==> flow/design.v <==
module regfile(clock,raddr1,rout1,raddr2,rout2,wen,waddr,win);
    input clock;    
    input wen; 
    input [15:0] win;
    input [2:0] raddr1,raddr2;
    input [2:0] waddr;
    output [15:0] rout1,rout2;
    reg [15:0] ram[7:0];
    assign rout1 = ram[raddr1];
    assign rout2 = ram[raddr2];
    always @(posedge clock) 
    begin
        ram[0]<=16'b0;
        if (wen) 
        begin
            if(waddr!=0) ram[waddr]<= win;
        end
    end
endmodule
module fetch_module(clock,reset,brbus,inst,imem_addr,imem_data);
    input clock;
    input reset;
    input [17:0]brbus;
    output [11:0]imem_addr;  
    input [15:0]imem_data;   
    output [15:0]inst;  
    reg [15:0]inst;
    reg [15:0] pc;
    wire brbus_valid;  
    wire brbus_taken;  
    wire [15:0]brbus_offset;
    assign brbus_valid=brbus[17];
    assign brbus_taken=brbus[16];
    assign brbus_offset=brbus[15:0];
    wire [15:0]rom_out;
    assign imem_addr=pc[12:1];
    assign rom_out=imem_data;
    reg rom_en;
    always @(posedge clock) begin
        if(reset==1) begin
            rom_en<=0;
        end
        else begin
            rom_en<=1;
        end
    end
    always @(posedge clock) begin
        if(reset==1) begin
            pc<=0;
        end
        else if(brbus_taken==1) begin
            pc<=pc+brbus_offset;
        end
        else if(brbus_valid==1) begin
            pc<=pc+2;
        end
    end
    always @(posedge clock) begin
        if(reset==1) begin
            inst<=0;
        end
        else begin
            inst<=(rom_en==1)? rom_out:16'h0000;
        end
    end
endmodule  
module decode_module(clock,reset,inst,ex_dest,mem_dest,wb_dest,wbbus,brbus,idbus);
    input clock;
    input reset;
    input [15:0]inst;
    input [2:0] ex_dest,mem_dest,wb_dest;
    input [19:0]wbbus;
    output [55:0]idbus;
    reg [55:0] idbus;
    output [17:0]brbus;
    wire wbbus_valid;
    wire [2:0]wbbus_dest;
    wire [15:0]wbbus_value;
    reg idbus_valid;
    wire [3:0]idbus_op;
    wire [2:0]idbus_dest;
    wire [15:0]idbus_value1;
    wire [15:0]idbus_value2;
    wire [15:0]idbus_stvalue;
    reg brbus_valid;
    reg brbus_taken;
    reg [15:0]brbus_offset;
    assign wbbus_valid=wbbus[19];
    assign wbbus_dest=wbbus[18:16];
    assign wbbus_value=wbbus[15:0];
    reg [15:0] inst_save;
    reg inst_save_valid;
    always @(posedge clock) begin
        if(reset==1) begin
            inst_save<=0;
            inst_save_valid<=1'b0;
        end
        else begin
            if(brbus_valid==1) begin
                inst_save<=0;
                inst_save_valid<=1'b0;
            end
            else if(inst_save_valid==1'b0) begin
                inst_save<=inst;
                inst_save_valid<=1'b1;
            end
        end
    end
    reg [15:0] cur_inst;
    always @(*) begin
        if(inst_save_valid==0) begin
            cur_inst<=inst;
        end
        else begin
            cur_inst<=inst_save;
        end
    end
    reg [2:0]reg_rd_addr2;
    always @(*) begin
        if(cur_inst[15:12]==4'b1011) begin  
            reg_rd_addr2<=cur_inst[11:9];
        end
        else begin
            reg_rd_addr2<=cur_inst[5:3];
        end
    end
    regfile registers(.clock(clock),.raddr1(cur_inst[8:6]),.rout1(idbus_value1),.raddr2(reg_rd_addr2),
                .rout2(idbus_value2),.wen(wbbus_valid),.waddr(wbbus_dest),.win(wbbus_value));
    assign idbus_stvalue={{11{cur_inst[5]}},cur_inst[4:0]};
    assign idbus_op=cur_inst[15:12];
    assign idbus_dest=cur_inst[11:9];
    reg reset_over;
    always @(posedge clock) begin
        if(reset==1) begin
            reset_over<=0;
        end
        else begin
            reset_over<=1;
        end
    end
    always @(*) begin
        if(reset_over==1) begin
            brbus_valid<=1'b1;
        end
        else begin
            brbus_valid<=1'b0;
        end
        if((cur_inst[8:6]!=0)&&((cur_inst[8:6]==ex_dest)||(cur_inst[8:6]==mem_dest)||(cur_inst[8:6]==wb_dest))) begin
            brbus_valid<=1'b0;
        end
        if(cur_inst[15:14]!=4'b11) begin
            if((cur_inst[11:9]!=0)&&((cur_inst[11:9]==ex_dest)||(cur_inst[11:9]==mem_dest)||(cur_inst[11:9]==wb_dest))) begin
                brbus_valid<=1'b0;
            end
            if((cur_inst[15]==1'b0)||(cur_inst[15:12]==4'b1000)) begin
                if((cur_inst[5:3]!=0)&&((cur_inst[5:3]==ex_dest)||(cur_inst[5:3]==mem_dest)||(cur_inst[5:3]==wb_dest))) begin
                    brbus_valid<=1'b0;
                end
            end
        end
    end
    always @(*) begin
        brbus_taken<=1'b0;
        brbus_offset<=16'h0000;
        if(cur_inst[15:14]==2'b11) begin  
            if((cur_inst[8:6]==0)||((cur_inst[8:6]!=ex_dest)&&(cur_inst[8:6]!=mem_dest)&&(cur_inst[8:6]!=wb_dest))) begin
                case(cur_inst[10:9])
                    2'b00: begin  
                        if(idbus_value1==0) begin
                            brbus_taken<=1'b1;
                            brbus_offset<={{11{cur_inst[5]}},cur_inst[4:0]};
                        end
                    end
                    2'b01: begin  
                        if((idbus_value1[15]==0)&&(idbus_value1[14:0]!=0)) begin
                            brbus_taken<=1'b1;
                            brbus_offset<={{11{cur_inst[5]}},cur_inst[4:0]};
                        end
                    end
                    2'b10: begin  
                        if((idbus_value1[15]==1)||(idbus_value1==0)) begin
                            brbus_taken<=1'b1;
                            brbus_offset<={{11{cur_inst[5]}},cur_inst[4:0]};
                        end
                    end
                endcase
            end
        end
    end
    always @(posedge clock) begin
        if(reset==1) begin
            idbus_valid<=0;
        end
        else begin
            idbus_valid<=brbus_valid;
        end
    end
    assign brbus[17]=brbus_valid;
    assign brbus[16]=brbus_taken;
    assign brbus[15:0]=brbus_offset;
    always @(posedge clock) begin
        if(reset==1) begin
            idbus<=0;
        end
        else begin
            idbus[55]<=brbus_valid;
            idbus[54:51]<=idbus_op;
            idbus[50:48]<=idbus_dest;
            idbus[47:32]<=idbus_value1;
            idbus[31:16]<=idbus_value2;
            idbus[15:0]<=idbus_stvalue;
        end
    end
endmodule
module alu_module(clock,reset,idbus,exbus,ex_dest);
    input clock;
    input reset;
    input [55:0]idbus;
    output [39:0]exbus;
    reg [39:0]exbus;
    output [2:0]ex_dest;
    reg [2:0]ex_dest;
    wire idbus_valid;
    wire [3:0]idbus_op;
    wire [2:0]idbus_dest;
    wire [15:0]idbus_value1;
    wire [15:0]idbus_value2;
    wire [15:0]idbus_stvalue;
    reg exbus_valid;
    reg [3:0]exbus_op;
    reg [2:0]exbus_dest;
    reg [15:0]exbus_exresult;
    reg [15:0]exbus_stvalue;
    assign idbus_valid=idbus[55];
    assign idbus_op=idbus[54:51];
    assign idbus_dest=idbus[50:48];
    assign idbus_value1=idbus[47:32];
    assign idbus_value2=idbus[31:16];
    assign idbus_stvalue=idbus[15:0];
    always @(*) begin
        if(idbus_valid==1) begin
            ex_dest<=idbus_dest;
        end
        else begin
            ex_dest<=0;
        end
    end
    always @(*) begin
        exbus_valid<=0;
        exbus_op<=0;
        exbus_dest<=0;
        exbus_exresult<=16'h0000;
        exbus_stvalue<=16'h0000;
        if(idbus_valid==1'b1) begin
            exbus_valid<=1;
            exbus_op<=idbus_op;
            exbus_dest<=idbus_dest;
            case(idbus_op)
                4'b0001: begin  
                    exbus_exresult<=idbus_value1+idbus_value2;
                end
                4'b0010: begin  
                    exbus_exresult<=idbus_value1-idbus_value2;
                end
                4'b0011: begin  
                    exbus_exresult<=idbus_value1&idbus_value2;
                end
                4'b0100: begin  
                    exbus_exresult<=idbus_value1|idbus_value2;
                end
                4'b0101: begin  
                    exbus_exresult<=~idbus_value1;
                end
                4'b0110: begin  
                    exbus_exresult<=idbus_value1<<idbus_value2[3:0];
                end
                4'b0111: begin  
                    exbus_exresult<=(~(16'hffff>>idbus_value2[3:0]))|(idbus_value1>>idbus_value2[3:0]);
                end
                4'b1000: begin  
                    exbus_exresult<=idbus_value1>>idbus_value2[3:0];
                end
                4'b1001: begin  
                    exbus_exresult<=idbus_value1+idbus_stvalue;
                end
                4'b1010: begin  
                    exbus_exresult<=idbus_value1+idbus_stvalue;
                end
                4'b1011: begin  
                    exbus_exresult<=idbus_value1+idbus_stvalue;
                    exbus_stvalue<=idbus_value2;
                end
            endcase
        end
    end
    always @(posedge clock) begin
        if(reset==1) begin
            exbus<=0;
        end
        else begin
            exbus[39]<=exbus_valid;
            exbus[38:35]<=exbus_op;
            exbus[34:32]<=exbus_dest;
            exbus[31:16]<=exbus_exresult;
            exbus[15:0]<=exbus_stvalue;
        end
    end
endmodule 
module mem_module(clock,reset,exbus,membus,mem_dest,dmem_addr,dmem_we,dmem_wdata,dmem_rdata);
    input clock;
    input reset;
    output [11:0]dmem_addr;   
    output dmem_we;           
    output [15:0]dmem_wdata;  
    input [15:0]dmem_rdata;   
    input [39:0]exbus;
    output [39:0]membus;
    reg [39:0] membus;
    output [2:0]mem_dest;
    reg [2:0]mem_dest;
    wire exbus_valid;
    wire [3:0]exbus_op;
    wire [2:0]exbus_dest;
    wire [15:0]exbus_exresult;
    wire [15:0]exbus_stvalue;
    wire membus_valid;
    wire [3:0]membus_op;
    wire [2:0]membus_dest;
    wire [15:0]membus_exresult;
    wire [15:0]membus_memresult;
    assign exbus_valid=exbus[39];
    assign exbus_op=exbus[38:35];
    assign exbus_dest=exbus[34:32];
    assign exbus_exresult=exbus[31:16];
    assign exbus_stvalue=exbus[15:0];
    always @(*) begin
        if(exbus_valid==1) begin
            mem_dest<=exbus_dest;
        end
        else begin
            mem_dest<=0;
        end
end
    reg rd_wr;  
    always @(*) begin
        rd_wr<=0;
        if(exbus_op==4'b1011) begin  
            rd_wr<=1;
        end
    end
    assign membus_valid=exbus_valid;
    assign membus_op=exbus_op;
    assign membus_dest=exbus_dest;
    assign membus_exresult=exbus_exresult;
    assign dmem_addr=exbus_exresult[11:0];
    assign dmem_we=rd_wr;
    assign dmem_wdata=exbus_stvalue;
    assign membus_memresult=dmem_rdata;
    always @(posedge clock) begin
        if(reset==1) begin
            membus<=0;
        end
        else begin
            membus[39]<=membus_valid;
            membus[38:35]<=membus_op;
            membus[34:32]<=membus_dest;
            membus[31:16]<=membus_exresult;
            membus[15:0]<=membus_memresult;
        end
    end
endmodule 
module wb_module(clock,reset,membus,wbbus,wb_dest);
    input clock;
    input reset;
    input [39:0]membus;
    output [19:0]wbbus;
    reg [19:0]wbbus;
    output [2:0]wb_dest;
    reg [2:0]wb_dest;
    wire membus_valid;
    wire [3:0]membus_op;
    wire [2:0]membus_dest;
    wire [15:0]membus_exresult;
    wire [15:0]membus_memresult;
    reg wbbus_valid;
    reg [2:0]wbbus_dest;
    reg [15:0]wbbus_value;
    assign membus_valid=membus[39];
    assign membus_op=membus[38:35];
    assign membus_dest=membus[34:32];
    assign membus_exresult=membus[31:16];
    assign membus_memresult=membus[15:0];
    always @(*) begin
        if(membus_valid==1) begin
            wb_dest<=membus_dest;
        end
        else begin
            wb_dest<=0;
        end
    end
    always @(*) begin
        wbbus_valid<=0;
        wbbus_dest<=0;
        wbbus_value<=0;
        if(membus_valid==1) begin
            if((membus_op[3]==1'b0)||((membus_op[3:2]==2'b10)&&(membus_op[1:0]!=2'b11))) begin
                wbbus_valid<=1;
                wbbus_dest<=membus_dest;
                wbbus_value<=(membus_op[3:1]==3'b101)? membus_memresult:membus_exresult;
            end
        end
    end
    always @(*) begin
        wbbus[19]<=wbbus_valid;
        wbbus[18:16]<=wbbus_dest;
        wbbus[15:0]<=wbbus_value;
    end
endmodule
module cpu(clock,reset,imem_addr,imem_data,dmem_addr,dmem_we,dmem_wdata,dmem_rdata);
    input clock;
    input reset;
    output [11:0]imem_addr;
    input [15:0]imem_data;
    output [11:0]dmem_addr;
    output dmem_we;
    output [15:0]dmem_wdata;
    input [15:0]dmem_rdata;
    wire [17:0]brbus;
    wire [15:0]inst;
    wire [2:0] ex_dest,mem_dest,wb_dest;
    wire [19:0]wbbus;
    wire [55:0]idbus;
    wire [39:0]exbus;
    wire [39:0]membus;
    fetch_module fetch(.clock(clock),.reset(reset),.brbus(brbus),.inst(inst),.imem_addr(imem_addr),.imem_data(imem_data));
    decode_module decode(.clock(clock),.reset(reset),.inst(inst),.ex_dest(ex_dest),.mem_dest(mem_dest),
                        .wb_dest(wb_dest),.wbbus(wbbus),.brbus(brbus),.idbus(idbus));
    alu_module alu(.clock(clock),.reset(reset),.idbus(idbus),.exbus(exbus),.ex_dest(ex_dest));
    mem_module mem(.clock(clock),.reset(reset),.exbus(exbus),.membus(membus),.mem_dest(mem_dest),
                   .dmem_addr(dmem_addr),.dmem_we(dmem_we),.dmem_wdata(dmem_wdata),.dmem_rdata(dmem_rdata));
    wb_module wb(.clock(clock),.reset(reset),.membus(membus),.wbbus(wbbus),.wb_dest(wb_dest));
endmodule
; ---- From RTL to reports: cpu
; Each step is given for the RTL above and for the edited RTL.
; "orig" refers to lines of the RTL above, "edited" to lines of the edited file.
; "change" is "edited" less "orig", of the values as shown; "rel_change_pct" is that difference over "orig", in percent.
; Cell names lack the library's common part.
; The mark - stands for no value.
[setup]
top_module = cpu
clock_port = clock
library = sky130hd
corner = tt_025C_1v80

; ---- Diff
; Unified diff, file above to edited file.
; This change comes from a script, not from a designer. The edited design behaves differently; no optimisation was intended.
; begin of diff
@@ -154,5 +154,5 @@
             end
             if((cur_inst[15]==1'b0)||(cur_inst[15:12]==4'b1000)) begin
-                if((cur_inst[5:3]!=0)&&((cur_inst[5:3]==ex_dest)||(cur_inst[5:3]==mem_dest)||(cur_inst[5:3]==wb_dest))) begin
+                if((cur_inst[5:3]!=0)||((cur_inst[5:3]==ex_dest)||(cur_inst[5:3]==mem_dest)||(cur_inst[5:3]==wb_dest))) begin
                     brbus_valid<=1'b0;
                 end
; end of diff

; ---- Elaborated design
; Source: Yosys, flattened and elaborated, memories not mapped. Widths are those after wreduce. Registers that Yosys merges into a memory's read port (data or address) are not register bits. Print and check cells do not count. Equal cells are merged and count once.
; Memory sizes are those after Yosys's memory passes, which may raise the word count (mostly to a power of two), join words into wider ones and drop unused or constant bits.
[bits]
columns = item, orig, edited, change, rel_change_pct
row1 = input_bits, 34, 34, 0, 0.00
row2 = elab_cells, 146, 146, 0, 0.00
row3 = ram_bits, 128, 128, 0, 0.00
row4 = register_bits, 160, 160, 0, 0.00
row5 = output_inout_bits, 41, 41, 0, 0.00
row6 = n_memories, 1, 1, 0, 0.00
row7 = clocked_rd_ports_x_width, 16, 16, 0, 0.00
[op_classes]
columns = item, orig, edited, change, rel_change_pct
row1 = reduce_and_logical, 31, 31, 0, 0.00
row2 = addsub, 5, 5, 0, 0.00
row3 = equal, 33, 33, 0, 0.00
row4 = shift, 3, 3, 0, 0.00
row5 = mux, 42, 42, 0, 0.00
row6 = n_logic, 11, 11, 0, 0.00
[mem_list]
columns = item, orig, edited
row1 = mem_shapes, decode.registers.ram 8 x 16 bit 2R2W, decode.registers.ram 8 x 16 bit 2R2W
[op_table]
columns = cell, orig, edited, change, rel_change_pct
row1 = 1-bit logical OR, 10, 11, 1, 10.00
row2 = 1-bit logical AND, 7, 6, -1, -14.29
row3 = 1-bit two-way mux, 18, 18, 0, 0.00
row4 = 16-bit two-way mux, 13, 13, 0, 0.00
row5 = 3-bit equality test, 9, 9, 0, 0.00
row6 = 3-bit two-way mux, 8, 8, 0, 0.00
row7 = 4-bit equality test with constant B, 7, 7, 0, 0.00
row8 = 1-bit inverter, 6, 6, 0, 0.00
row9 = 4-bit by 3-bit equality test with 1-bit output with constant B, 4, 4, 0, 0.00
row10 = 3-bit nonzero test, 4, 4, 0, 0.00
row11 = 16-bit adder, 3, 3, 0, 0.00
row12 = 2-bit equality test with constant B, 3, 3, 0, 0.00
row13 = 3-bit inequality test, 3, 3, 0, 0.00
row14 = 2-bit OR reduction, 3, 3, 0, 0.00
row15 = 4-bit by 2-bit equality test with 1-bit output with constant B, 2, 2, 0, 0.00
row16 = 2-bit inequality test with constant B, 2, 2, 0, 0.00
row17 = 16-bit inverter, 2, 2, 0, 0.00
row18 = 16-bit bitwise OR, 2, 2, 0, 0.00
row19 = 3-bit OR reduction, 2, 2, 0, 0.00
row20 = 16-bit by 2-bit adder with 16-bit output with constant B, 1, 1, 0, 0.00
row21 = 16-bit AND, 1, 1, 0, 0.00
row22 = 2-bit by 1-bit equality test with 1-bit output with constant B, 1, 1, 0, 0.00
row23 = 3-bit equality test with constant B, 1, 1, 0, 0.00
row24 = 4-bit by 1-bit equality test with 1-bit output with constant B, 1, 1, 0, 0.00
row25 = 16-bit zero test, 1, 1, 0, 0.00
row26 = 2-bit zero test, 1, 1, 0, 0.00
row27 = 3-bit zero test, 1, 1, 0, 0.00
row28 = 1-bit case mux with 3-bit select, 1, 1, 0, 0.00
; Not every row of either side is listed.

; ---- Logic depth
; Longest topological path by Yosys (ltp), each cell counted once; first at word level (registers and memories cut), then after technology mapping (sequential cells cut; the memories' decode and read muxes count).
[depth]
columns = item, orig, edited, change, rel_change_pct
row1 = word_depth, 12, 12, 0, 0.00
row2 = abc_area, 0, 0, -, -
row3 = depth_mapped, 25, 25, 0, 0.00
row4 = mapped_depth_nobuf, 20, 20, 0, 0.00

; ---- After synthesis
; Yosys stat after the flow's synthesis: flattened, memories mapped to cells. It holds for the ABC_AREA given above (unset counts as 0); a run with the other value may have another netlist.
[types]
columns = cell, orig, edited, change, rel_change_pct
row1 = and2_1, 46, 29, -17, -36.96
row2 = and3_1, 11, 28, 17, 154.55
row3 = a211oi_1, 18, 8, -10, -55.56
row4 = xor2_1, 17, 7, -10, -58.82
row5 = a21oi_1, 107, 116, 9, 8.41
row6 = nand3_1, 26, 17, -9, -34.62
row7 = nor3_1, 30, 22, -8, -26.67
row8 = o21ai_0, 95, 89, -6, -6.32
row9 = inv_1, 21, 26, 5, 23.81
row10 = buf_4, 44, 48, 4, 9.09
row11 = buf_2, 13, 9, -4, -30.77
row12 = a221o_1, 10, 14, 4, 40.00
row13 = or3_1, 7, 11, 4, 57.14
row14 = a31oi_1, 5, 9, 4, 80.00
row15 = a211oi_2, 3, 7, 4, 133.33
row16 = nor4_1, 3, 7, 4, 133.33
row17 = o31ai_1, 2, 6, 4, 200.00
row18 = clkbuf_1, 64, 67, 3, 4.69
; Not every row of either side is listed.
[synth_totals]
columns = item, orig, edited, change, rel_change_pct
row1 = seq_area_mm2, 0.0071469, 0.0071469, 0.0000000, 0.00
row2 = mapped_cells, 1587, 1581, -6, -0.38
row3 = n_buf, 136, 141, 5, 3.68
row4 = ff_cells, 301, 301, 0, 0.00
row5 = yosys_area_mm2, 0.0157451, 0.0158052, 0.0000601, 0.38
; The figures by module come from a second, unflattened synthesis with its own total; it is not the netlist above.
[hier_totals]
columns = item, orig, edited, change, rel_change_pct
row1 = hier_cells, 1488, 1468, -20, -1.34
row2 = hier_area_mm2, 0.0167123, 0.0164896, -0.0002227, -1.33
; Each row is one instance without its submodules.
[modules_orig]
columns = module, instances, area_mm2, mod_seq_area_mm2, cells
row1 = regfile, 1, 0.0058831, 0.0036835, 255
row2 = alu_module, 1, 0.0045081, 0.0008008, 600
row3 = decode_module, 1, 0.0027864, 0.0012812, 263
row4 = fetch_module, 1, 0.0017479, 0.0006006, 188
row5 = mem_module, 1, 0.0013951, 0.0008008, 116
row6 = wb_module, 1, 0.0003916, 0, 66
row7 = cpu, 1, 0, 0, 0
[modules_edited]
columns = module, instances, area_mm2, mod_seq_area_mm2, cells
row1 = regfile, 1, 0.0058831, 0.0036835, 255
row2 = alu_module, 1, 0.0045081, 0.0008008, 600
row3 = decode_module, 1, 0.0025637, 0.0012812, 243
row4 = fetch_module, 1, 0.0017479, 0.0006006, 188
row5 = mem_module, 1, 0.0013951, 0.0008008, 116
row6 = wb_module, 1, 0.0003916, 0, 66
row7 = cpu, 1, 0, 0, 0

; ---- Timing after synthesis
; Source: OpenSTA report_checks on the synthesized netlist (no wires, ideal clock, input and output delay 20% of the period each), path of least setup slack; recovery checks are left aside. Register names are those of the netlist, which keeps one name where synthesis merged equal registers.
[synth_path]
columns = item, orig, edited, change, rel_change_pct
row1 = kind, register to register, register to register, -, -
row2 = start, reg decode.inst_save_valid, reg decode.inst_save_valid, -, -
row3 = end, reg fetch.pc[12], reg fetch.pc[12], -, -
row4 = tclk_ns, 8.0, 8.0, 0.0, 0.00
row5 = setup_ns, 0.073, 0.093, 0.020, -
row6 = path_delay_ns, 5.158, 5.083, -0.075, -1.45
row7 = n_path_buf, 5, 4, -1, -20.00
row8 = stages, 26, 25, -1, -3.85
row9 = launch_ns, 0.000, 0.000, 0.000, -
row10 = t_required_ns, 7.927, 7.907, -0.020, -0.25
row11 = arrival_ns, 5.085, 4.990, -0.095, -1.87
row12 = slack_ns, 2.842, 2.917, 0.075, -
row13 = synth_period_reached_ns, 5.158, 5.083, -0.075, -1.45
; "path_delay_ns" = arrival - input delay + setup time.
; "stages" counts driving pins, that of a launching flip-flop among them; a cell with two outputs on the path counts twice.
; "synth_period_reached_ns" is the clock period less the worst setup slack; recovery checks do not enter. This is arithmetic on one report: input and output delays are still those of the set period (20% each).
; The rows between start and end are the longest chain of elaborated cells between them; the timing report does not say that the signal goes this way. Where chains are equally long, one stands for them.
; A line is the first line of the expression or statement that the cell stems from. Yosys adds cells for indexed reads and writes and turns some case tables into memories.
; A register here has more assigning lines than the two given.
[synth_between_orig]
path_cell_list = dfxtp_1 > buf_6 > mux2_4 > buf_4 > buf_2 > mux2i_1 > o22ai_1 > a21oi_1 > nand4_1 > nor4_2 > mux2i_1 > and2_1 > buf_2 > buf_6 > nor2_1 > ha_1 > fa_1 > a21oi_1 > o21ai_0 > and2_1 > o41ai_1 > o21ai_0 > o41ai_1 > xor2_1 > a211o_1 > o211ai_2
elab_chain_len = 12
cone_cells = 64
cone_classes = add/sub: 1; eq/ne: 17; mux: 20; logic: 2; reduce/logical: 23; memory: 1
[synth_lines_orig]
columns = item, line
row1 = "start, declared", 92  ; reg inst_save_valid;
row2 = "start, assigned", 96  ; inst_save_valid<=1'b0;
row3 = "start, assigned", 101  ; inst_save_valid<=1'b0;
row4 = 16-bit two-way mux, 111  ; if(inst_save_valid==0) begin
row5 = 3-bit equality test, 148  ; if((cur_inst[8:6]!=0)&&((cur_inst[8:6]==ex_dest)||(cur_inst[8:6]==mem_dest)||(cur_inst[8:6]==wb_dest))) begin
row6 = 1-bit logical OR x2, 148
row7 = 1-bit logical AND, 148
row8 = 1-bit two-way mux, 148
row9 = 1-bit two-way mux, 152  ; if((cur_inst[11:9]!=0)&&((cur_inst[11:9]==ex_dest)||(cur_inst[11:9]==mem_dest)||(cur_inst[11:9]==wb_dest))) be ...
row10 = 1-bit two-way mux, 156  ; if((cur_inst[5:3]!=0)&&((cur_inst[5:3]==ex_dest)||(cur_inst[5:3]==mem_dest)||(cur_inst[5:3]==wb_dest))) begin
row11 = 1-bit two-way mux, 155  ; if((cur_inst[15]==1'b0)||(cur_inst[15:12]==4'b1000)) begin
row12 = 1-bit two-way mux, 151  ; if(cur_inst[15:14]!=4'b11) begin
row13 = 16-bit two-way mux, 54  ; else if(brbus_valid==1) begin
row14 = 16-bit two-way mux, 51  ; else if(brbus_taken==1) begin
row15 = "end, assigned", 52  ; pc<=pc+brbus_offset;
row16 = "end, assigned", 55  ; pc<=pc+2;
row17 = "end, declared", 28  ; reg [15:0] pc;
[synth_between_edited]
path_cell_list = dfxtp_1 > buf_6 > mux2_4 > buf_6 > buf_6 > nor2_1 > a21oi_1 > a21oi_1 > nand4_2 > nor4_4 > mux2_4 > nor2_4 > buf_6 > nor2_1 > ha_1 > fa_1 > a21o_1 > a21oi_1 > nor2b_1 > o41a_1 > a41o_1 > o41ai_1 > xor2_1 > o211ai_1 > o311ai_2
elab_chain_len = 12
cone_cells = 64
cone_classes = add/sub: 1; eq/ne: 17; mux: 20; logic: 2; reduce/logical: 23; memory: 1
[synth_lines_edited]
columns = item, line
row1 = "start, declared", 92  ; reg inst_save_valid;
row2 = "start, assigned", 96  ; inst_save_valid<=1'b0;
row3 = "start, assigned", 101  ; inst_save_valid<=1'b0;
row4 = 16-bit two-way mux, 111  ; if(inst_save_valid==0) begin
row5 = 3-bit equality test, 148  ; if((cur_inst[8:6]!=0)&&((cur_inst[8:6]==ex_dest)||(cur_inst[8:6]==mem_dest)||(cur_inst[8:6]==wb_dest))) begin
row6 = 1-bit logical OR x2, 148
row7 = 1-bit logical AND, 148
row8 = 1-bit two-way mux, 148
row9 = 1-bit two-way mux, 152  ; if((cur_inst[11:9]!=0)&&((cur_inst[11:9]==ex_dest)||(cur_inst[11:9]==mem_dest)||(cur_inst[11:9]==wb_dest))) be ...
row10 = 1-bit two-way mux, 156  ; if((cur_inst[5:3]!=0)||((cur_inst[5:3]==ex_dest)||(cur_inst[5:3]==mem_dest)||(cur_inst[5:3]==wb_dest))) begin
row11 = 1-bit two-way mux, 155  ; if((cur_inst[15]==1'b0)||(cur_inst[15:12]==4'b1000)) begin
row12 = 1-bit two-way mux, 151  ; if(cur_inst[15:14]!=4'b11) begin
row13 = 16-bit two-way mux, 54  ; else if(brbus_valid==1) begin
row14 = 16-bit two-way mux, 51  ; else if(brbus_taken==1) begin
row15 = "end, assigned", 52  ; pc<=pc+brbus_offset;
row16 = "end, assigned", 55  ; pc<=pc+2;
row17 = "end, declared", 28  ; reg [15:0] pc;

; ---- Path in the finished layout
; From the final timing report of each run of set A: the path of least setup slack in the routed layout; clock arrival at registers is part of the times.
[layout_path]
columns = item, orig, edited, change, rel_change_pct
row1 = kind, register to register, register to register, -, -
row2 = start, reg decode.inst_save[6], reg decode.inst_save[6], -, -
row3 = end, reg fetch.pc[12], reg fetch.pc[12], -, -
row4 = arrival_ns, 7.40, 7.03, -0.37, -5.00
row5 = slack_ns, 0.97, 1.45, 0.48, -
row6 = tclk_ns, 8.0, 8.0, 0.0, 0.00
row7 = launch_ns, 0.52, 0.59, 0.07, 13.46
row8 = n_path_buf, 1, 0, -1, -100.00
row9 = t_required_ns, 8.38, 8.48, 0.10, 1.19
row10 = setup_ns, 0.14, 0.09, -0.05, -
row11 = stages, 21, 20, -1, -4.76
; The rows between start and end are the longest chain of elaborated cells between them; the timing report does not say that the signal goes this way. Where chains are equally long, one stands for them.
; A register here has more assigning lines than the two given.
[layout_between_orig]
path_cell_list = dfxtp_1 > mux2_4 > mux4_2 > mux2i_1 > nand4_1 > nor4_2 > mux2i_1 > buf_4 > and2_1 > nor2_1 > ha_1 > fa_1 > a21oi_1 > o21ai_0 > and2_1 > o41ai_1 > o21ai_0 > o41ai_1 > xor2_1 > a211o_1 > o211ai_2
elab_chain_len = 12
cone_cells = 42
cone_classes = add/sub: 1; eq/ne: 6; mux: 20; logic: 1; reduce/logical: 13; memory: 1
[layout_lines_orig]
columns = item, line
row1 = "start, declared", 91  ; reg [15:0] inst_save;
row2 = "start, assigned", 95  ; inst_save<=0;
row3 = "start, assigned", 104  ; inst_save<=inst;
row4 = 16-bit two-way mux, 111  ; if(inst_save_valid==0) begin
row5 = 3-bit equality test, 148  ; if((cur_inst[8:6]!=0)&&((cur_inst[8:6]==ex_dest)||(cur_inst[8:6]==mem_dest)||(cur_inst[8:6]==wb_dest))) begin
row6 = 1-bit logical OR x2, 148
row7 = 1-bit logical AND, 148
row8 = 1-bit two-way mux, 148
row9 = 1-bit two-way mux, 152  ; if((cur_inst[11:9]!=0)&&((cur_inst[11:9]==ex_dest)||(cur_inst[11:9]==mem_dest)||(cur_inst[11:9]==wb_dest))) be ...
row10 = 1-bit two-way mux, 156  ; if((cur_inst[5:3]!=0)&&((cur_inst[5:3]==ex_dest)||(cur_inst[5:3]==mem_dest)||(cur_inst[5:3]==wb_dest))) begin
row11 = 1-bit two-way mux, 155  ; if((cur_inst[15]==1'b0)||(cur_inst[15:12]==4'b1000)) begin
row12 = 1-bit two-way mux, 151  ; if(cur_inst[15:14]!=4'b11) begin
row13 = 16-bit two-way mux, 54  ; else if(brbus_valid==1) begin
row14 = 16-bit two-way mux, 51  ; else if(brbus_taken==1) begin
row15 = "end, assigned", 52  ; pc<=pc+brbus_offset;
row16 = "end, assigned", 55  ; pc<=pc+2;
row17 = "end, declared", 28  ; reg [15:0] pc;
[layout_between_edited]
path_cell_list = dfxtp_1 > mux2_4 > mux4_2 > mux2i_1 > nand4_1 > nor4_4 > mux2_4 > nor2_4 > nor2_1 > ha_1 > fa_1 > a21o_1 > a21oi_1 > nor2b_1 > o41a_1 > a41o_1 > o41ai_1 > xor2_1 > o211ai_1 > o311ai_2
elab_chain_len = 12
cone_cells = 42
cone_classes = add/sub: 1; eq/ne: 6; mux: 20; logic: 1; reduce/logical: 13; memory: 1
[layout_lines_edited]
columns = item, line
row1 = "start, declared", 91  ; reg [15:0] inst_save;
row2 = "start, assigned", 95  ; inst_save<=0;
row3 = "start, assigned", 104  ; inst_save<=inst;
row4 = 16-bit two-way mux, 111  ; if(inst_save_valid==0) begin
row5 = 3-bit equality test, 148  ; if((cur_inst[8:6]!=0)&&((cur_inst[8:6]==ex_dest)||(cur_inst[8:6]==mem_dest)||(cur_inst[8:6]==wb_dest))) begin
row6 = 1-bit logical OR x2, 148
row7 = 1-bit logical AND, 148
row8 = 1-bit two-way mux, 148
row9 = 1-bit two-way mux, 152  ; if((cur_inst[11:9]!=0)&&((cur_inst[11:9]==ex_dest)||(cur_inst[11:9]==mem_dest)||(cur_inst[11:9]==wb_dest))) be ...
row10 = 1-bit two-way mux, 156  ; if((cur_inst[5:3]!=0)||((cur_inst[5:3]==ex_dest)||(cur_inst[5:3]==mem_dest)||(cur_inst[5:3]==wb_dest))) begin
row11 = 1-bit two-way mux, 155  ; if((cur_inst[15]==1'b0)||(cur_inst[15:12]==4'b1000)) begin
row12 = 1-bit two-way mux, 151  ; if(cur_inst[15:14]!=4'b11) begin
row13 = 16-bit two-way mux, 54  ; else if(brbus_valid==1) begin
row14 = 16-bit two-way mux, 51  ; else if(brbus_taken==1) begin
row15 = "end, assigned", 52  ; pc<=pc+brbus_offset;
row16 = "end, assigned", 55  ; pc<=pc+2;
row17 = "end, declared", 28  ; reg [15:0] pc;

; ---- Layout results
; Runs of the flow (Yosys, OpenROAD) on both versions; the two runs of a pair have the same settings. The constraints put input and output delay at 20% of the set period each and load the outputs with 0.01 pF.
[flow_settings_set_A]
CORE_UTILIZATION = 40
period_ns = 8.0
CAP_MARGIN = 20
CORE_MARGIN = 2
SLEW_MARGIN = 20
[results_set_A]
columns = item, orig, edited, change, rel_change_pct
row1 = timing.setup.ws_ns, 0.973, 1.455, 0.482, -
row2 = utilization_frac, 0.463, 0.458, -0.005, -
row3 = timing.achieved_period_ns, 7.027, 6.545, -0.482, -6.86
row4 = finalCellArea_mm2, 0.0179284, 0.0177846, -0.0001438, -0.80
row5 = synthArea_mm2, 0.0157451, 0.0158052, 0.0000601, 0.38
row6 = power.total_mw, 3.777, 3.440, -0.337, -8.92
row7 = fin_hold_ws_ns, 0.451, 0.454, 0.003, -
row8 = final_setup_tns_ns, 0.000, 0.000, 0.000, -
row9 = total_die_area_mm2, 0.0409658, 0.0411197, 0.0001539, 0.38
[flow_settings_set_B]
CAP_MARGIN = 0
CELL_PAD_IN_SITES_DETAIL_PLACEMENT = 2
CORE_ASPECT_RATIO = 0.86
CORE_MARGIN = 10
CORE_UTILIZATION = 28
CTS_CLUSTER_SIZE = 39
MIN_ROUTING_LAYER = met1
PLACE_DENSITY_LB_ADDON = 0.29
SETUP_SLACK_MARGIN = 0.13
TNS_END_PERCENT = 5
period_ns = 4.04
SLEW_MARGIN = 20
[results_set_B]
columns = item, orig, edited, change, rel_change_pct
row1 = timing.setup.ws_ns, -1.181, -1.031, 0.150, -
row2 = utilization_frac, 0.358, 0.352, -0.006, -
row3 = timing.achieved_period_ns, 5.221, 5.071, -0.150, -2.87
row4 = finalCellArea_mm2, 0.0198716, 0.0196151, -0.0002565, -1.29
row5 = synthArea_mm2, 0.0157451, 0.0158052, 0.0000601, 0.38
row6 = power.total_mw, 8.114, 7.527, -0.587, -7.23
row7 = fin_hold_ws_ns, 0.452, 0.449, -0.003, -
row8 = final_setup_tns_ns, -7.365, -5.337, 2.028, -
row9 = total_die_area_mm2, 0.0661456, 0.0663779, 0.0002323, 0.35
; "timing.achieved_period_ns" means the clock period less the worst setup slack. The figure is calculated, with input and output delays left at 20% of the set period.
; By "power.total_mw" is meant OpenSTA's value without simulated activity: inputs other than the clock are taken to toggle once in ten clock periods, and the tool carries that through the logic.
